==> flow/design.v <==
module FE_STAGE(
  input clk,
  input reset,
  input [1-1:0] from_DE_to_FE,
  input [(1 + 1 + 1 + 32 + 32 )-1:0] from_AGEX_to_FE,   
  input [4-1:0] from_MEM_to_FE,   
  input [4-1:0] from_WB_to_FE, 
  output [16-2-1:0] imem_addr,
  input  [32-1:0] imem_data,
  output[(32+32+32+4)-1:0] FE_latch_out
);
  reg [(32+32+32+4)-1:0] FE_latch;   
  reg [32-1:0] PC_FE_latch;  
  wire [32-1:0] inst_FE;   
  wire [32-1:0] pcplus_FE;   
  wire stall_pipe;  
  wire [(32+32+32+4)-1:0] FE_latch_contents; 
  wire from_AGEX_is_br;
  wire from_AGEX_is_jmp;
  wire from_AGEX_br_cond;
  wire [32-1:0] from_AGEX_br_target;
  wire [32-1:0] from_AGEX_jmp_target;
  reg after_branch;  
  wire busy_stall;
  assign imem_addr = PC_FE_latch[16-1:2];
  assign inst_FE = imem_data;
  assign FE_latch_out = FE_latch;
  assign pcplus_FE = PC_FE_latch + 32'd4;
  assign FE_latch_contents = { 
                                inst_FE,
                                PC_FE_latch, 
                                pcplus_FE,
                                4'b1111  
                                };
   assign  {
                              from_AGEX_is_br,
                              from_AGEX_is_jmp,
                              from_AGEX_br_cond,
                              from_AGEX_br_target,
                              from_AGEX_jmp_target
                              } = from_AGEX_to_FE; 
   assign {
            busy_stall
            } = from_DE_to_FE;
  assign stall_pipe = after_branch;
  always @ (posedge clk or posedge reset) begin
    if(reset) begin
      PC_FE_latch <= 32'h100;
      after_branch <= 0;
      end
    else if(!stall_pipe) begin
            if (((inst_FE[31:28] == 4'b0010) || (inst_FE[31:28] == 4'b0011)) && !busy_stall)  
                after_branch <= 1;
            if (!busy_stall)
                PC_FE_latch <= pcplus_FE;  
            else
                PC_FE_latch <= PC_FE_latch;  
         end
    else if ((from_AGEX_is_br || from_AGEX_is_jmp)) begin
        if (from_AGEX_is_jmp) begin
            PC_FE_latch <= from_AGEX_jmp_target;
            after_branch <= 0; 
        end   
        else if (from_AGEX_br_cond) begin
            PC_FE_latch <= from_AGEX_br_target;
            after_branch <= 0;  
            end
        else
            PC_FE_latch <= PC_FE_latch;
            if (inst_FE[31:28] == 4'b0010)
                after_branch <= 1;
            else
                after_branch <= 0;  
        end
      else
        PC_FE_latch <= PC_FE_latch;
  end
  always @ (posedge clk or posedge reset) begin
    if(reset) 
        begin 
        FE_latch <= {(32+32+32+4){1'b0}}; 
        end 
     else    
        begin
            if (stall_pipe && !busy_stall && !(inst_FE[31:28] == 4'b0010))
                FE_latch <= {(32+32+32+4){1'b0}};  
            else if (!busy_stall)
                FE_latch <= FE_latch_contents; 
        end  
  end
endmodule
module DE_STAGE(
  input clk,
  input reset,
  input [(32+32+32+4)-1:0] from_FE_latch,
  input [(1 + 1 + 1 + 32 + 32 )-1:0] from_AGEX_to_DE,  
  input [4-1:0] from_MEM_to_DE,     
  input [(1 + 1 + 4 + 32 + 32)-1:0] from_WB_to_DE,  
  output [1-1:0] from_DE_to_FE,   
  output[(32+32+32+6+8+32+32+32 + 1 + 1 + 1 + 1 + 1+ 4 + 8 + 4)-1:0] DE_latch_out
);
  reg [(32+32+32+6+8+32+32+32 + 1 + 1 + 1 + 1 + 1+ 4 + 8 + 4)-1:0] DE_latch;
  reg [32-1:0] regs [(1 << 4)-1:0];
  reg [32-1:0] bb_table;  
  wire [32-1:0] inst_DE; 
  wire [32-1:0] inst_logic;
  wire clear_bubble_reg;
  wire [32-1:0] PC_DE;
  wire [32-1:0] pcplus_DE; 
  wire [6-1:0] op1_DE;
  wire [8-1:0] op2_DE;
  wire [16-1:0] imm_DE;
  wire [4-1:0] rd_DE;
  wire [4-1:0] rs_DE;
  wire [4-1:0] rt_DE;
  wire signed [32-1:0] regval1_DE;
  wire signed [32-1:0] regval2_DE;
  wire signed [32-1:0] sxt_imm_DE;
  wire is_br_DE;
  wire is_jmp_DE;
  wire writes_rt;
  wire rd_mem_DE;
  wire wr_mem_DE;
  wire wr_reg_DE;
  wire [4-1:0] wregno_DE;
  reg [32-1:0] prev_inst;
  reg should_bubble;
  wire busy_stall;
  reg [4-1:0] prev_write;
  reg prev_wr_reg_DE;
  wire[(32+32+32+6+8+32+32+32 + 1 + 1 + 1 + 1 + 1+ 4 + 8 + 4)-1:0] DE_latch_contents; 
  wire[4-1:0] bus_canary_DE; 
  wire from_WB_write;
  wire from_WB_readmem;
  wire [4-1:0] from_WB_regno;
  wire [32-1:0] from_WB_memval;
  wire [32-1:0] from_WB_aluval;
  wire from_AGEX_is_br;
  wire from_AGEX_is_jmp;
  wire from_AGEX_br_cond;
  wire [32-1:0] from_AGEX_br_target;
  wire [32-1:0] from_AGEX_jmp_target;
  assign op1_DE = inst_DE[31:26];   
  assign op2_DE = inst_DE[25:18];
  assign imm_DE = inst_DE[23:8];
  assign rd_DE = inst_DE[11:8];
  assign rs_DE = inst_DE[7:4];
  assign rt_DE = inst_DE[3:0];
  assign regval1_DE = regs[rs_DE];
  assign regval2_DE = regs[rt_DE];
  assign writes_rt = ((op1_DE == 6'b010010) || (inst_DE[31] == 1'b1) || (is_jmp_DE));
  assign is_br_DE = (inst_DE[31:28] == 4'b0010);
  assign is_jmp_DE = (inst_DE[31:28] == 4'b0011);
  assign rd_mem_DE = (op1_DE == 6'b010010);  
  assign wr_reg_DE = (writes_rt || (op1_DE == 6'b000000));
  assign wr_mem_DE = (op1_DE == 6'b011010);  
  assign wregno_DE = (writes_rt) ? rt_DE : rd_DE;
  assign DE_latch_out = DE_latch; 
  SXT mysxt (.IN(imm_DE), .OUT(sxt_imm_DE));
  assign {
            inst_DE,
            PC_DE, 
            pcplus_DE,
            bus_canary_DE 
            }  = from_FE_latch;   
  assign {
    from_WB_write,  
    from_WB_readmem,  
    from_WB_regno,  
    from_WB_memval,  
    from_WB_aluval   
  } = from_WB_to_DE;
  assign {
    from_AGEX_is_br,
    from_AGEX_is_jmp,
    from_AGEX_br_cond,
    from_AGEX_br_target,
    from_AGEX_jmp_target
  } = from_AGEX_to_DE;
  assign from_DE_to_FE = {busy_stall};
  wire busy_rs;
  wire busy_rt;
  assign busy_rs = bb_table[rs_DE];
  assign busy_rt = bb_table[rt_DE];
  assign busy_stall = 0;  
    assign DE_latch_contents = {
                                  inst_DE,                         
                                  PC_DE,
                                  pcplus_DE,
                                  op1_DE,
                                  op2_DE,
                                  regval1_DE,
                                  regval2_DE,
                                  sxt_imm_DE,
                                  is_br_DE,
                                  is_jmp_DE,
                                  rd_mem_DE,
                                  wr_mem_DE,
                                  wr_reg_DE,
                                  wregno_DE,
                                  rs_DE,
                                  rt_DE,
                                   bus_canary_DE 
                                  }; 
  always @ (negedge clk or posedge reset) begin
    if(reset) begin
	  	regs[0] <= {32{1'b0}};
	  	regs[1] <= {32{1'b0}};
	   	regs[2] <= {32{1'b0}};
		  regs[3] <= {32{1'b0}};
	  	regs[4] <= {32{1'b0}};
		  regs[5] <= {32{1'b0}};
		  regs[6] <= {32{1'b0}};
		  regs[7] <= {32{1'b0}};
		  regs[8] <= {32{1'b0}};
		  regs[9] <= {32{1'b0}};
		  regs[10] <= {32{1'b0}};
		  regs[11] <= {32{1'b0}};
		  regs[12] <= {32{1'b0}};
		  regs[13] <= {32{1'b0}};
		  regs[14] <= {32{1'b0}};
		  regs[15] <= {32{1'b0}}; 
		  bb_table <= 0;
     end else begin
        if (from_WB_write) begin
            regs[from_WB_regno] <= (from_WB_readmem) ? from_WB_memval : from_WB_aluval;
            bb_table[from_WB_regno] <= 0;  
        end
        if (prev_wr_reg_DE)
            bb_table[prev_write] <= 1;   
     end
  end
  always @ (posedge clk or posedge reset) begin
    if(reset) begin
      DE_latch <= {(32+32+32+6+8+32+32+32 + 1 + 1 + 1 + 1 + 1+ 4 + 8 + 4){1'b0}};
      should_bubble <= 0;
      prev_write <= 0;
      prev_wr_reg_DE <= 0;
      end
     else begin
     if (busy_stall || should_bubble)
        DE_latch <= {(32+32+32+6+8+32+32+32 + 1 + 1 + 1 + 1 + 1+ 4 + 8 + 4){1'b0}};
     else
        DE_latch <= DE_latch_contents;
      if (!busy_stall) begin
        prev_wr_reg_DE <= wr_reg_DE;
        if (wr_reg_DE)                                        
            prev_write <= wregno_DE;
        end
      else begin
        prev_wr_reg_DE <= 0;
        prev_write <= 0;
        end
      if ((!should_bubble) && (!busy_stall))       
        should_bubble <= (is_br_DE || is_jmp_DE);
      else if ((from_AGEX_is_br || from_AGEX_is_jmp))
        should_bubble <= 0;
     end
  end
endmodule
module SXT(IN, OUT);
  parameter IBITS = 16;
  parameter OBITS = 32;
  input  [IBITS-1:0] IN;
  output [OBITS-1:0] OUT;
  assign OUT = {{(OBITS-IBITS){IN[IBITS-1]}}, IN};
endmodule
module AGEX_STAGE(
  input clk,
  input reset,
  input [4 + 1 + 32-1:0] from_MEM_to_AGEX,    
  input [4 + 1 + 32-1:0] from_WB_to_AGEX,   
  input [(32+32+32+6+8+32+32+32 + 1 + 1 + 1 + 1 + 1+ 4 + 8 + 4)-1:0] from_DE_latch,
  output[(32+32+32 + 32 + 1 + 1 + 1 + 4 + 4)-1:0] AGEX_latch_out,
  output[(1 + 1 + 1 + 32 + 32 )-1:0] from_AGEX_to_FE,
  output[(1 + 1 + 1 + 32 + 32 )-1:0] from_AGEX_to_DE
);
  reg [(32+32+32 + 32 + 1 + 1 + 1 + 4 + 4)-1:0] AGEX_latch; 
  assign AGEX_latch_out = AGEX_latch;
  wire[(32+32+32 + 32 + 1 + 1 + 1 + 4 + 4)-1:0] AGEX_latch_contents; 
  wire [32-1:0]inst_AGEX; 
  wire [32-1:0]PC_AGEX;
  wire [32-1:0]pcplus_AGEX; 
  wire [6-1:0] op1_AGEX;
  wire [8-1:0] op2_AGEX;
  wire [16-1:0] imm_AGEX;
  wire signed [32-1:0] regval1_AGEX;
  wire signed [32-1:0] regval2_AGEX;
  wire signed [32-1:0] sxt_imm_AGEX;
  wire signed [32-1:0] raw1;
  wire signed [32-1:0] raw2;
  wire forward_check1EX;
  wire forward_check2EX;
  wire forward_check1MEM;
  wire forward_check2MEM;
  wire [3:0] ex_dest;
  wire ex_write;
  wire [32-1:0] alu_forward; 
  wire [3:0] memwb_dest;
  wire memwb_write;
  wire [32-1:0] wb_forward;
  wire is_br_AGEX;
  wire is_jmp_AGEX;
  wire rd_mem_AGEX;
  wire wr_mem_AGEX;
  wire wr_reg_AGEX;
  wire [4-1:0] wregno_AGEX;
  reg br_cond_AGEX;
  reg [32-1:0] aluout_AGEX; 
  wire[32-1:0] pctarget_AGEX;
  wire[32-1:0] pctarget_AGEX_JMP; 
  wire[3:0] incoming_reg1;
  wire[3:0] incoming_reg2;
  wire[4-1:0] bus_canary_AGEX; 
  always @ (op1_AGEX or regval1_AGEX or regval2_AGEX) begin
    case (op1_AGEX)
      6'b001000 : br_cond_AGEX = (regval1_AGEX == regval2_AGEX);
      6'b001001 : br_cond_AGEX = (regval1_AGEX < regval2_AGEX);
      6'b001010 : br_cond_AGEX = (regval1_AGEX <= regval2_AGEX);
      6'b001011 : br_cond_AGEX = (regval1_AGEX != regval2_AGEX);
      default : br_cond_AGEX = 1'b0;
    endcase
  end
  always @ (op1_AGEX or op2_AGEX or regval1_AGEX or regval2_AGEX or sxt_imm_AGEX) begin
    if(op1_AGEX == 6'b000000)
      case (op2_AGEX)
			8'b00001000	 : aluout_AGEX = {31'b0, regval1_AGEX == regval2_AGEX};
			8'b00001001	 : aluout_AGEX = {31'b0, regval1_AGEX < regval2_AGEX};
		    8'b00001010  : aluout_AGEX = {31'b0, regval1_AGEX <= regval2_AGEX};
		    8'b00001011  : aluout_AGEX = {31'b0, regval1_AGEX != regval2_AGEX};
		    8'b00100000  : aluout_AGEX = (regval1_AGEX + regval2_AGEX);
		    8'b00100100  : aluout_AGEX = (regval1_AGEX & regval2_AGEX);
		    8'b00100101  : aluout_AGEX = (regval1_AGEX | regval2_AGEX);
		    8'b00100110  : aluout_AGEX = (regval1_AGEX ^ regval2_AGEX);
		    8'b00101000  : aluout_AGEX = (regval1_AGEX - regval2_AGEX);
		    8'b00101100  : aluout_AGEX = (~(regval1_AGEX & regval2_AGEX));
		    8'b00101101  : aluout_AGEX = (~(regval1_AGEX | regval2_AGEX));
		    8'b00101110  : aluout_AGEX = (~(regval1_AGEX ^ regval2_AGEX));
		    8'b00110000  : aluout_AGEX = (regval1_AGEX >> regval2_AGEX);
		    8'b00110001  : aluout_AGEX = (regval1_AGEX << regval2_AGEX);
			default	 : aluout_AGEX = {32{1'b0}};
		endcase
	 else if(op1_AGEX == 6'b010010 || op1_AGEX == 6'b011010 || op1_AGEX == 6'b100000)
		aluout_AGEX = regval1_AGEX + sxt_imm_AGEX;
	 else if(op1_AGEX == 6'b100100)
		aluout_AGEX = regval1_AGEX & sxt_imm_AGEX;
	 else if(op1_AGEX == 6'b100101)
		aluout_AGEX = regval1_AGEX | sxt_imm_AGEX;
	 else if(op1_AGEX == 6'b100110)
		aluout_AGEX = regval1_AGEX ^ sxt_imm_AGEX;
     else if(op1_AGEX == 6'b001100)
        aluout_AGEX = PC_AGEX + 4;  
	 else
		aluout_AGEX = {32{1'b0}};
	 end
    assign pctarget_AGEX = PC_AGEX + 4 + 4 * sxt_imm_AGEX;
    assign pctarget_AGEX_JMP = regval1_AGEX + 4 * sxt_imm_AGEX;
    assign {
      ex_dest,
      ex_write,
      alu_forward
    } = from_MEM_to_AGEX;
    assign {
      memwb_dest,
      memwb_write,
      wb_forward
    } = from_WB_to_AGEX;
    wire[4-1:0] in_destex;
    wire[4-1:0] raw_destex;
    assign in_destex = raw_destex;
    wire forward_checkDESTEX;
    assign forward_check1EX = ((incoming_reg1 == ex_dest) & ex_write);
    assign forward_check2EX = ((incoming_reg2 == ex_dest) & ex_write);
    assign forward_checkDESTEX = (((in_destex == ex_dest) & ex_write) & (op1_AGEX == 6'b010010 || op1_AGEX == 6'b011010 || op1_AGEX == 6'b100000));
    assign forward_check1MEM = (memwb_write & (memwb_dest == incoming_reg1) & (~(ex_dest == incoming_reg1) || (ex_write == 0)));
    assign forward_check2MEM = (memwb_write & (memwb_dest == incoming_reg2) & (~(ex_dest == incoming_reg2) || (ex_write == 0)));
    assign forward_checkDESTMEM = ((memwb_write & (memwb_dest == in_destex) & (~(ex_dest == in_destex) || (ex_write == 0))) & (op1_AGEX == 6'b010010 || op1_AGEX == 6'b011010 || op1_AGEX == 6'b100000));
    assign regval1_AGEX = forward_check1EX ? alu_forward : (forward_check1MEM ? wb_forward : raw1);
    assign regval2_AGEX = forward_check2EX ? alu_forward : (forward_check2MEM ? wb_forward : raw2);
    assign wregno_AGEX = in_destex;
    assign  {
                                  inst_AGEX,
                                  PC_AGEX,
                                  pcplus_AGEX,
                                  op1_AGEX,
                                  op2_AGEX,
                                  raw1,
                                  raw2,
                                  sxt_imm_AGEX,                                
                                  is_br_AGEX,
                                  is_jmp_AGEX,
                                  rd_mem_AGEX,
                                  wr_mem_AGEX,
                                  wr_reg_AGEX,
                                  raw_destex,
                                  incoming_reg1,
                                  incoming_reg2,
                                  bus_canary_AGEX
                                  } = from_DE_latch; 
  assign AGEX_latch_contents = {
                                inst_AGEX,
                                PC_AGEX,
                                aluout_AGEX,
                                regval2_AGEX,
                                rd_mem_AGEX,
                                wr_mem_AGEX,
                                wr_reg_AGEX,
                                wregno_AGEX,
                                bus_canary_AGEX     
                                 }; 
  assign from_AGEX_to_FE = {
                                is_br_AGEX,  
                                is_jmp_AGEX,  
                                br_cond_AGEX,  
                                pctarget_AGEX,  
                                pctarget_AGEX_JMP  
                                 }; 
  assign from_AGEX_to_DE = {
                                is_br_AGEX,  
                                is_jmp_AGEX,  
                                br_cond_AGEX,  
                                pctarget_AGEX,  
                                pctarget_AGEX_JMP  
                                 };
  always @ (posedge clk or posedge reset) begin
    if(reset) begin
      AGEX_latch <= {(32+32+32 + 32 + 1 + 1 + 1 + 4 + 4){1'b0}};
        end 
    else 
        begin
            AGEX_latch <= AGEX_latch_contents ;
        end 
  end
endmodule
module MEM_STAGE(
  input clk,
  input reset,
  input  [3:0] KEY,
  output [16-2-1:0] dmem_addr,
  output [32-1:0] dmem_wdata,
  output dmem_we,
  output dmem_re,
  input  [32-1:0] dmem_rdata,
  input [4-1:0] from_WB_to_MEM,  
  input [(32+32+32 + 32 + 1 + 1 + 1 + 4 + 4)-1:0] from_AGEX_latch, 
  output[(32+32+32 +32 + 32 + 1 + 1 + 4 + 1 + 32 + 32 + 4)-1:0] MEM_latch_out,
  output[4-1:0] from_MEM_to_FE,
  output[4-1:0] from_MEM_to_DE,
  output[4 + 1 + 32-1:0] from_MEM_to_AGEX
);
  reg [(32+32+32 +32 + 32 + 1 + 1 + 4 + 1 + 32 + 32 + 4)-1:0] MEM_latch; 
  wire[(32+32+32 +32 + 32 + 1 + 1 + 4 + 1 + 32 + 32 + 4)-1:0] MEM_latch_contents; 
  wire [32-1:0] rd_val_MEM; 
  wire [32-1:0] memaddr_MEM; 
  wire [32-1:0] inst_MEM; 
  wire [32-1:0] PC_MEM;
  wire [32-1:0] aluout_MEM; 
  wire [32-1:0] regval2_MEM;
  wire rd_mem_MEM;
  wire wr_mem_MEM;
  wire wr_reg_MEM;
  wire [4-1:0] wregno_MEM;
  wire [32-1:0 ] regval_MEM;  
   wire [4-1:0] bus_canary_MEM;
  assign rd_val_MEM = (memaddr_MEM == 32'hFFFFF080) ? {{(32-4){1'b0}}, ~KEY} :
  								dmem_rdata;
  assign dmem_addr = memaddr_MEM[16-1:2];
  assign dmem_wdata = regval2_MEM;
  assign dmem_we = wr_mem_MEM;
  assign dmem_re = rd_mem_MEM;
   assign MEM_latch_out = MEM_latch; 
   assign memaddr_MEM = aluout_MEM;
   assign regval_MEM = 0;
   assign {
                                inst_MEM,
                                PC_MEM,
                                aluout_MEM,
                                regval2_MEM,
                                rd_mem_MEM,
                                wr_mem_MEM,
                                wr_reg_MEM,
                                wregno_MEM,
                                 bus_canary_MEM
                                 } = from_AGEX_latch;  
   assign MEM_latch_contents = {
                                inst_MEM,
                                PC_MEM,
                                memaddr_MEM,
                                regval_MEM,
                                regval2_MEM, 
                                wr_mem_MEM,
                                wr_reg_MEM,
                                wregno_MEM,
                                rd_mem_MEM,  
                                rd_val_MEM,  
                                aluout_MEM,  
                              bus_canary_MEM                   
   };
   assign from_MEM_to_AGEX = {
                                wregno_MEM,
                                wr_reg_MEM,
                                aluout_MEM
   };
  always @ (posedge clk or posedge reset) begin
    if(reset) begin
        MEM_latch <= {(32+32+32 +32 + 32 + 1 + 1 + 4 + 1 + 32 + 32 + 4){1'b0}}; 
    end
    else 
     begin 
        MEM_latch <= MEM_latch_contents;
     end 
  end
endmodule
module WB_STAGE(
  input clk,
  input reset,  
  input [(32+32+32 +32 + 32 + 1 + 1 + 4 + 1 + 32 + 32 + 4)-1:0] from_MEM_latch,
  output[4-1:0] from_WB_to_FE,
  output[(1 + 1 + 4 + 32 + 32)-1:0] from_WB_to_DE,  
  output[4 + 1 + 32-1:0] from_WB_to_AGEX,
  output[4-1:0] from_WB_to_MEM,
  output [6:0] HEX0,
  output [6:0] HEX1, 
  output [9:0] LEDR 
);
  wire [32-1:0]inst_WB; 
  wire [32-1:0]PC_WB;
  wire [32-1:0] memaddr_WB; 
  wire [32-1:0] regval_WB; 
  wire [32-1:0] regval2_WB;
  wire wr_mem_WB;
  wire wr_reg_WB;
  wire [4-1:0] wregno_WB;
  wire [4-1:0] bus_canary_WB;
  reg [23:0] HEX_out; 
  reg [9:0] LEDR_out; 
  wire rd_mem_WB;
  wire [32-1:0] rd_val_WB;
  wire [32-1:0] aluout_WB;
 always @ (posedge clk or posedge reset) begin
    if(reset)
	   HEX_out <= 24'hFEDEAD;
	 else if(wr_mem_WB && (memaddr_WB == 32'hFFFFF000))
      HEX_out <= regval2_WB[24-1:0];
  end
  assign HEX0 = HEX_out[3:0];  
  assign HEX1 = HEX_out[7:4];
   assign {
                                inst_WB,                        
                                PC_WB,
                                memaddr_WB,
                                regval_WB,
                                regval2_WB,
                                wr_mem_WB,
                                wr_reg_WB,
                                wregno_WB,
                                rd_mem_WB,
                                rd_val_WB, 
                                aluout_WB, 
                                 bus_canary_WB 
                                 } = from_MEM_latch; 
   assign from_WB_to_DE = {
                                wr_reg_WB,  
                                rd_mem_WB,  
                                wregno_WB,  
                                rd_val_WB,  
                                aluout_WB   
   };
   assign from_WB_to_AGEX = {
                                wregno_WB,
                                wr_reg_WB,
                                aluout_WB
   };
   always @ (posedge clk or posedge reset) begin
    if(reset)
	   LEDR_out <= 0;
	 else if(wr_mem_WB && (memaddr_WB == 32'hFFFFF020))
      LEDR_out <= regval2_WB[10-1:0];
  end
  assign LEDR = LEDR_out;
endmodule 
module project3_frame(
  input        CLOCK_50,
  input        RESET_N,
  input  [3:0] KEY,
  output [6:0] HEX0,
  output [6:0] HEX1,
  output [9:0] LEDR,
  output [16-2-1:0] imem_addr,
  input  [32-1:0] imem_data,
  output [16-2-1:0] dmem_addr,
  output [32-1:0] dmem_wdata,
  output dmem_we,
  output dmem_re,
  input  [32-1:0] dmem_rdata
);
 wire clk;
 wire reset; 
  assign clk = CLOCK_50;
  assign reset = !RESET_N;
  wire [(32+32+32+4)-1:0] FE_latch_out; 
  wire [(32+32+32+6+8+32+32+32 + 1 + 1 + 1 + 1 + 1+ 4 + 8 + 4)-1:0] DE_latch_out; 
  wire [(32+32+32 + 32 + 1 + 1 + 1 + 4 + 4)-1:0] AGEX_latch_out; 
  wire [(32+32+32 +32 + 32 + 1 + 1 + 4 + 1 + 32 + 32 + 4)-1:0] MEM_latch_out;
  wire [1-1:0] from_DE_to_FE;
  wire [(1 + 1 + 1 + 32 + 32 )-1:0] from_AGEX_to_FE;
  wire [4-1:0] from_MEM_to_FE;
  wire [4-1:0] from_WB_to_FE;
  wire [(1 + 1 + 1 + 32 + 32 )-1:0] from_AGEX_to_DE;
  wire [4-1:0] from_MEM_to_DE;
  wire [(1 + 1 + 4 + 32 + 32)-1:0] from_WB_to_DE;
  wire [4 + 1 + 32-1:0] from_MEM_to_AGEX;
  wire [4 + 1 + 32-1:0] from_WB_to_AGEX;
  wire [4-1:0] from_WB_to_MEM;
FE_STAGE my_FE_stage(
    .clk(clk), 
    .reset(reset), 
    .from_DE_to_FE(from_DE_to_FE),
    .from_AGEX_to_FE(from_AGEX_to_FE),
    .from_MEM_to_FE(from_MEM_to_FE),
    .from_WB_to_FE(from_WB_to_FE),
    .imem_addr(imem_addr),
    .imem_data(imem_data),
    .FE_latch_out(FE_latch_out)); 
DE_STAGE my_DE_stage(
  .clk(clk),
  .reset(reset),
  .from_FE_latch(FE_latch_out),
  .from_AGEX_to_DE(from_AGEX_to_DE),  
  .from_MEM_to_DE(from_MEM_to_DE),     
  .from_WB_to_DE(from_WB_to_DE), 
  .from_DE_to_FE(from_DE_to_FE),   
  .DE_latch_out(DE_latch_out)
);
AGEX_STAGE my_AGEX_stage(
  .clk(clk),
  .reset(reset),
  .from_MEM_to_AGEX(from_MEM_to_AGEX),    
  .from_WB_to_AGEX(from_WB_to_AGEX),   
  .from_DE_latch(DE_latch_out),
  .AGEX_latch_out(AGEX_latch_out),
  .from_AGEX_to_FE(from_AGEX_to_FE),
  .from_AGEX_to_DE(from_AGEX_to_DE)
);
MEM_STAGE my_MEM_stage(
  .clk(clk),
  .reset(reset),
  .KEY(KEY),
  .dmem_addr(dmem_addr),
  .dmem_wdata(dmem_wdata),
  .dmem_we(dmem_we),
  .dmem_re(dmem_re),
  .dmem_rdata(dmem_rdata),
  .from_WB_to_MEM(from_WB_to_MEM),  
  .from_AGEX_latch(AGEX_latch_out), 
  .MEM_latch_out(MEM_latch_out),
  .from_MEM_to_FE(from_MEM_to_FE),
  .from_MEM_to_DE(from_MEM_to_DE),
  .from_MEM_to_AGEX(from_MEM_to_AGEX)
);     
WB_STAGE my_WB_stage(
  .clk(clk),
  .reset(reset),  
  .from_MEM_latch(MEM_latch_out),
  .from_WB_to_FE(from_WB_to_FE),
  .from_WB_to_DE(from_WB_to_DE),  
  .from_WB_to_AGEX(from_WB_to_AGEX),
  .from_WB_to_MEM(from_WB_to_MEM),
  .HEX0(HEX0),
  .HEX1(HEX1), 
  .LEDR(LEDR) 
);
endmodule
Lab notebook: project3_frame

* From RTL to reports: project3_frame
Module project3_frame before and after one edit of its RTL, step after step. Lines under "original" count in the file above, lines under "edited" in the edited file. "difference" is "edited" less "original", of the values as shown. Library cell names are shortened. The mark - stands for no value.
Design: top project3_frame, clock port CLOCK_50, library sky130hd, library corner tt_025C_1v80

* The edit
The edit as a unified diff against the file above. The edited RTL no longer does the same as the RTL above: the edit was made by script, with no optimisation intended.
begin of diff
@@ -338,5 +338,5 @@
 		    8'b00101110  : aluout_AGEX = (~(regval1_AGEX ^ regval2_AGEX));
 		    8'b00110000  : aluout_AGEX = (regval1_AGEX >> regval2_AGEX);
-		    8'b00110001  : aluout_AGEX = (regval1_AGEX << regval2_AGEX);
+		    8'b00110001  : aluout_AGEX = (regval1_AGEX << 1);
 			default	 : aluout_AGEX = {32{1'b0}};
 		endcase
end of diff

* Word-level counts
Source: Yosys, flattened and elaborated. Widths are those after wreduce. Registers that Yosys merges into a memory's read port (data or address) are not register bits. Print and check cells do not count.
Bit counts:
- output and inout port bits | original 86, edited 86, difference 0
- flip-flop bits (word level) | original 1073, edited 1073, difference 0
- elaborated cells | original 209, edited 208, difference -1
Cells by class:
- order comparisons | original 2, edited 2, difference 0
- add/subtract/negate cells | original 7, edited 7, difference 0
- shifts and indexed selects | original 2, edited 1, difference -1
- equality and inequality tests | original 89, edited 89, difference 0
- bitwise gates (word level) | original 19, edited 19, difference 0
- mux-type cells | original 29, edited 29, difference 0
- reductions and logical operators | original 36, edited 36, difference 0
Operators by type and width:
- 32-bit by 32-bit << shifter with 32-bit output | original 1, edited 0, difference -1
- 4-bit equality test with constant B | original 24, edited 24, difference 0
- 2-bit AND reduction | original 17, edited 17, difference 0
- 32-bit two-way mux | original 16, edited 16, difference 0
- 4-bit by 3-bit equality test with 1-bit output with constant B | original 12, edited 12, difference 0
- 4-bit by 2-bit equality test with 1-bit output with constant B | original 10, edited 10, difference 0
- 8-bit by 6-bit equality test with 1-bit output with constant B | original 10, edited 10, difference 0
- 1-bit logical OR | original 10, edited 10, difference 0
- 1-bit AND | original 6, edited 6, difference 0
- 4-bit equality test | original 6, edited 6, difference 0
- 1-bit two-way mux | original 6, edited 6, difference 0
- 6-bit by 4-bit equality test with 1-bit output with constant B | original 5, edited 5, difference 0
- 32-bit adder | original 4, edited 4, difference 0
- 6-bit by 5-bit equality test with 1-bit output with constant B | original 4, edited 4, difference 0
- 6-bit equality test with constant B | original 4, edited 4, difference 0
- 8-bit by 4-bit equality test with 1-bit output with constant B | original 4, edited 4, difference 0
- 32-bit equality test with constant B | original 3, edited 3, difference 0
- 4-bit by 1-bit equality test with 1-bit output with constant B | original 3, edited 3, difference 0
- 1-bit logical AND | original 3, edited 3, difference 0
- 4-bit zero test | original 3, edited 3, difference 0
- 1-bit NOT | original 3, edited 3, difference 0
- 32-bit NOT | original 3, edited 3, difference 0
- 32-bit by 3-bit adder with 32-bit output with constant B | original 2, edited 2, difference 0
- 32-bit AND | original 2, edited 2, difference 0
- 6-bit zero test | original 2, edited 2, difference 0
- 32-bit bitwise OR | original 2, edited 2, difference 0
- 32-bit parallel mux with 16-bit select | original 2, edited 2, difference 0
- 32-bit XOR | original 2, edited 2, difference 0
Not every row of either side is listed.

* Longest topological paths
Longest topological path by Yosys (ltp), each cell counted once; first at word level (registers and memories cut), then after technology mapping (sequential cells cut; the memories' decode and read muxes count).
Depth:
- word-level depth | original 12, edited 12, difference 0
- ABC_AREA | original 0, edited 0
- mapped depth | original 24, edited 24, difference 0
- gate-level depth less buffers | original 19, edited 19, difference 0

* After synthesis
Yosys stat after the flow's synthesis: flattened, memories mapped to cells. It holds for the ABC_AREA given above (unset counts as 0); a run with the other value may have another netlist.
Cells by type:
- mux2i_1 | original 242, edited 175, difference -67
- clkbuf_1 | original 396, edited 360, difference -36
- o31ai_1 | original 49, edited 17, difference -32
- nand4_1 | original 159, edited 131, difference -28
- xnor2_1 | original 149, edited 124, difference -25
- nor3_1 | original 167, edited 145, difference -22
- o22ai_1 | original 33, edited 54, difference +21
- a22oi_1 | original 365, edited 383, difference +18
- a211oi_1 | original 53, edited 38, difference -15
- nand2_1 | original 449, edited 463, difference +14
- nand3_1 | original 118, edited 132, difference +14
- o211ai_1 | original 32, edited 18, difference -14
- a221oi_1 | original 76, edited 65, difference -11
- buf_2 | original 34, edited 24, difference -10
- o21ai_0 | original 388, edited 397, difference +9
- a22o_1 | original 56, edited 47, difference -9
- o21bai_1 | original 27, edited 18, difference -9
- a21o_1 | original 47, edited 39, difference -8
Not every row of either side is listed.
Synthesis totals:
- chip area (Yosys) (µm²) | original 55061.6, edited 53510.1, difference -1551.5
- buffers | original 542, edited 508, difference -34
- cells in the netlist | original 6277, edited 6074, difference -203
- flip-flops | original 917, edited 917, difference 0
The figures by module come from a second, unflattened synthesis with its own total; it is not the netlist above.
Second synthesis, totals:
- cells (unflattened synthesis) | original 7566, edited 7287, difference -279
- area total of the unflattened synthesis (µm²) | original 68909.8, edited 67542.3, difference -1367.5
Each row is one instance without its submodules.
Modules, original:
- DE_STAGE | instances 1, seq. area 17967.2 µm², cells 3440, area 33134.3 µm²
- AGEX_STAGE | instances 1, seq. area 3478.3 µm², cells 2949, area 21825.9 µm²
- FE_STAGE | instances 1, seq. area 3204.3 µm², cells 593, area 6178.4 µm²
- MEM_STAGE | instances 1, seq. area 4279.1 µm², cells 380, area 5804.3 µm²
- WB_STAGE | instances 1, seq. area 456.7 µm², cells 171, area 1722.9 µm²
- SXT | instances 1, seq. area 0.0 µm², cells 32, area 240.2 µm²
- project3_frame | instances 1, seq. area 0.0 µm², cells 1, area 3.8 µm²
Modules, edited:
- DE_STAGE | instances 1, seq. area 17967.2 µm², cells 3440, area 33134.3 µm²
- AGEX_STAGE | instances 1, seq. area 3478.3 µm², cells 2670, area 20458.4 µm²
- FE_STAGE | instances 1, seq. area 3204.3 µm², cells 593, area 6178.4 µm²
- MEM_STAGE | instances 1, seq. area 4279.1 µm², cells 380, area 5804.3 µm²
- WB_STAGE | instances 1, seq. area 456.7 µm², cells 171, area 1722.9 µm²
- SXT | instances 1, seq. area 0.0 µm², cells 32, area 240.2 µm²
- project3_frame | instances 1, seq. area 0.0 µm², cells 1, area 3.8 µm²

* Measured runs
Runs of the flow (Yosys, OpenROAD) on both versions; the two runs of a pair have the same settings. The constraints put input and output delay at 20% of the set period each and load the outputs with 0.01 pF.
Flow settings, pair A: CORE_UTILIZATION 40, period_ns 6.98, CAP_MARGIN 20, CORE_MARGIN 2, SLEW_MARGIN 20
Measured results, pair A:
- total negative slack on setup checks (ns) | original 0.000, edited 0.000, difference 0.000
- Yosys chip area after synthesis (µm²) | original 55061.6, edited 53510.1, difference -1551.5
- clock period reached (ns) | edited 6.108
- worst setup slack after layout (ns) | original 0.762, edited 0.872, difference +0.110
- die footprint (µm²) | original 140636.0, edited 136715.0, difference -3921.0
- final design utilization | original 0.458, edited 0.457, difference -0.001
- total power of the final layout (uW) | original 32837, edited 30674, difference -2163
- worst hold slack in the final report (ns) | original 0.349, edited 0.349, difference 0.000
- standard-cell area of the final layout (µm²) | original 62670.1, edited 60783.3, difference -1886.8
Flow settings, pair B: CAP_MARGIN 20, CELL_PAD_IN_SITES_GLOBAL_PLACEMENT 3, CORE_UTILIZATION 18, CTS_CLUSTER_SIZE 44, GPL_ROUTABILITY_DRIVEN 0, GPL_TIMING_DRIVEN 1, PLACE_DENSITY_LB_ADDON 0.24, SLEW_MARGIN 0, period_ns 8.24, CORE_MARGIN 2
Measured results, pair B:
- total negative slack on setup checks (ns) | original 0.000, edited 0.000, difference 0.000
- Yosys chip area after synthesis (µm²) | original 55061.6, edited 53510.1, difference -1551.5
- clock period reached (ns) | edited 7.084
- worst setup slack after layout (ns) | original 1.260, edited 1.156, difference -0.104
- die footprint (µm²) | original 310338.0, edited 301654.0, difference -8684.0
- final design utilization | original 0.218, edited 0.217, difference -0.001
- total power of the final layout (uW) | original 29423, edited 27779, difference -1644
- worst hold slack in the final report (ns) | original 0.334, edited 0.350, difference +0.016
- standard-cell area of the final layout (µm²) | original 66379.9, edited 64359.2, difference -2020.7
"clock period reached" is the run's clock period less its worst setup slack. It is reckoned from that one timing run; input and output delays stay at 20% of the period that was set. "total power of the final layout" is the tool's figure for a default switching activity; nothing was simulated.
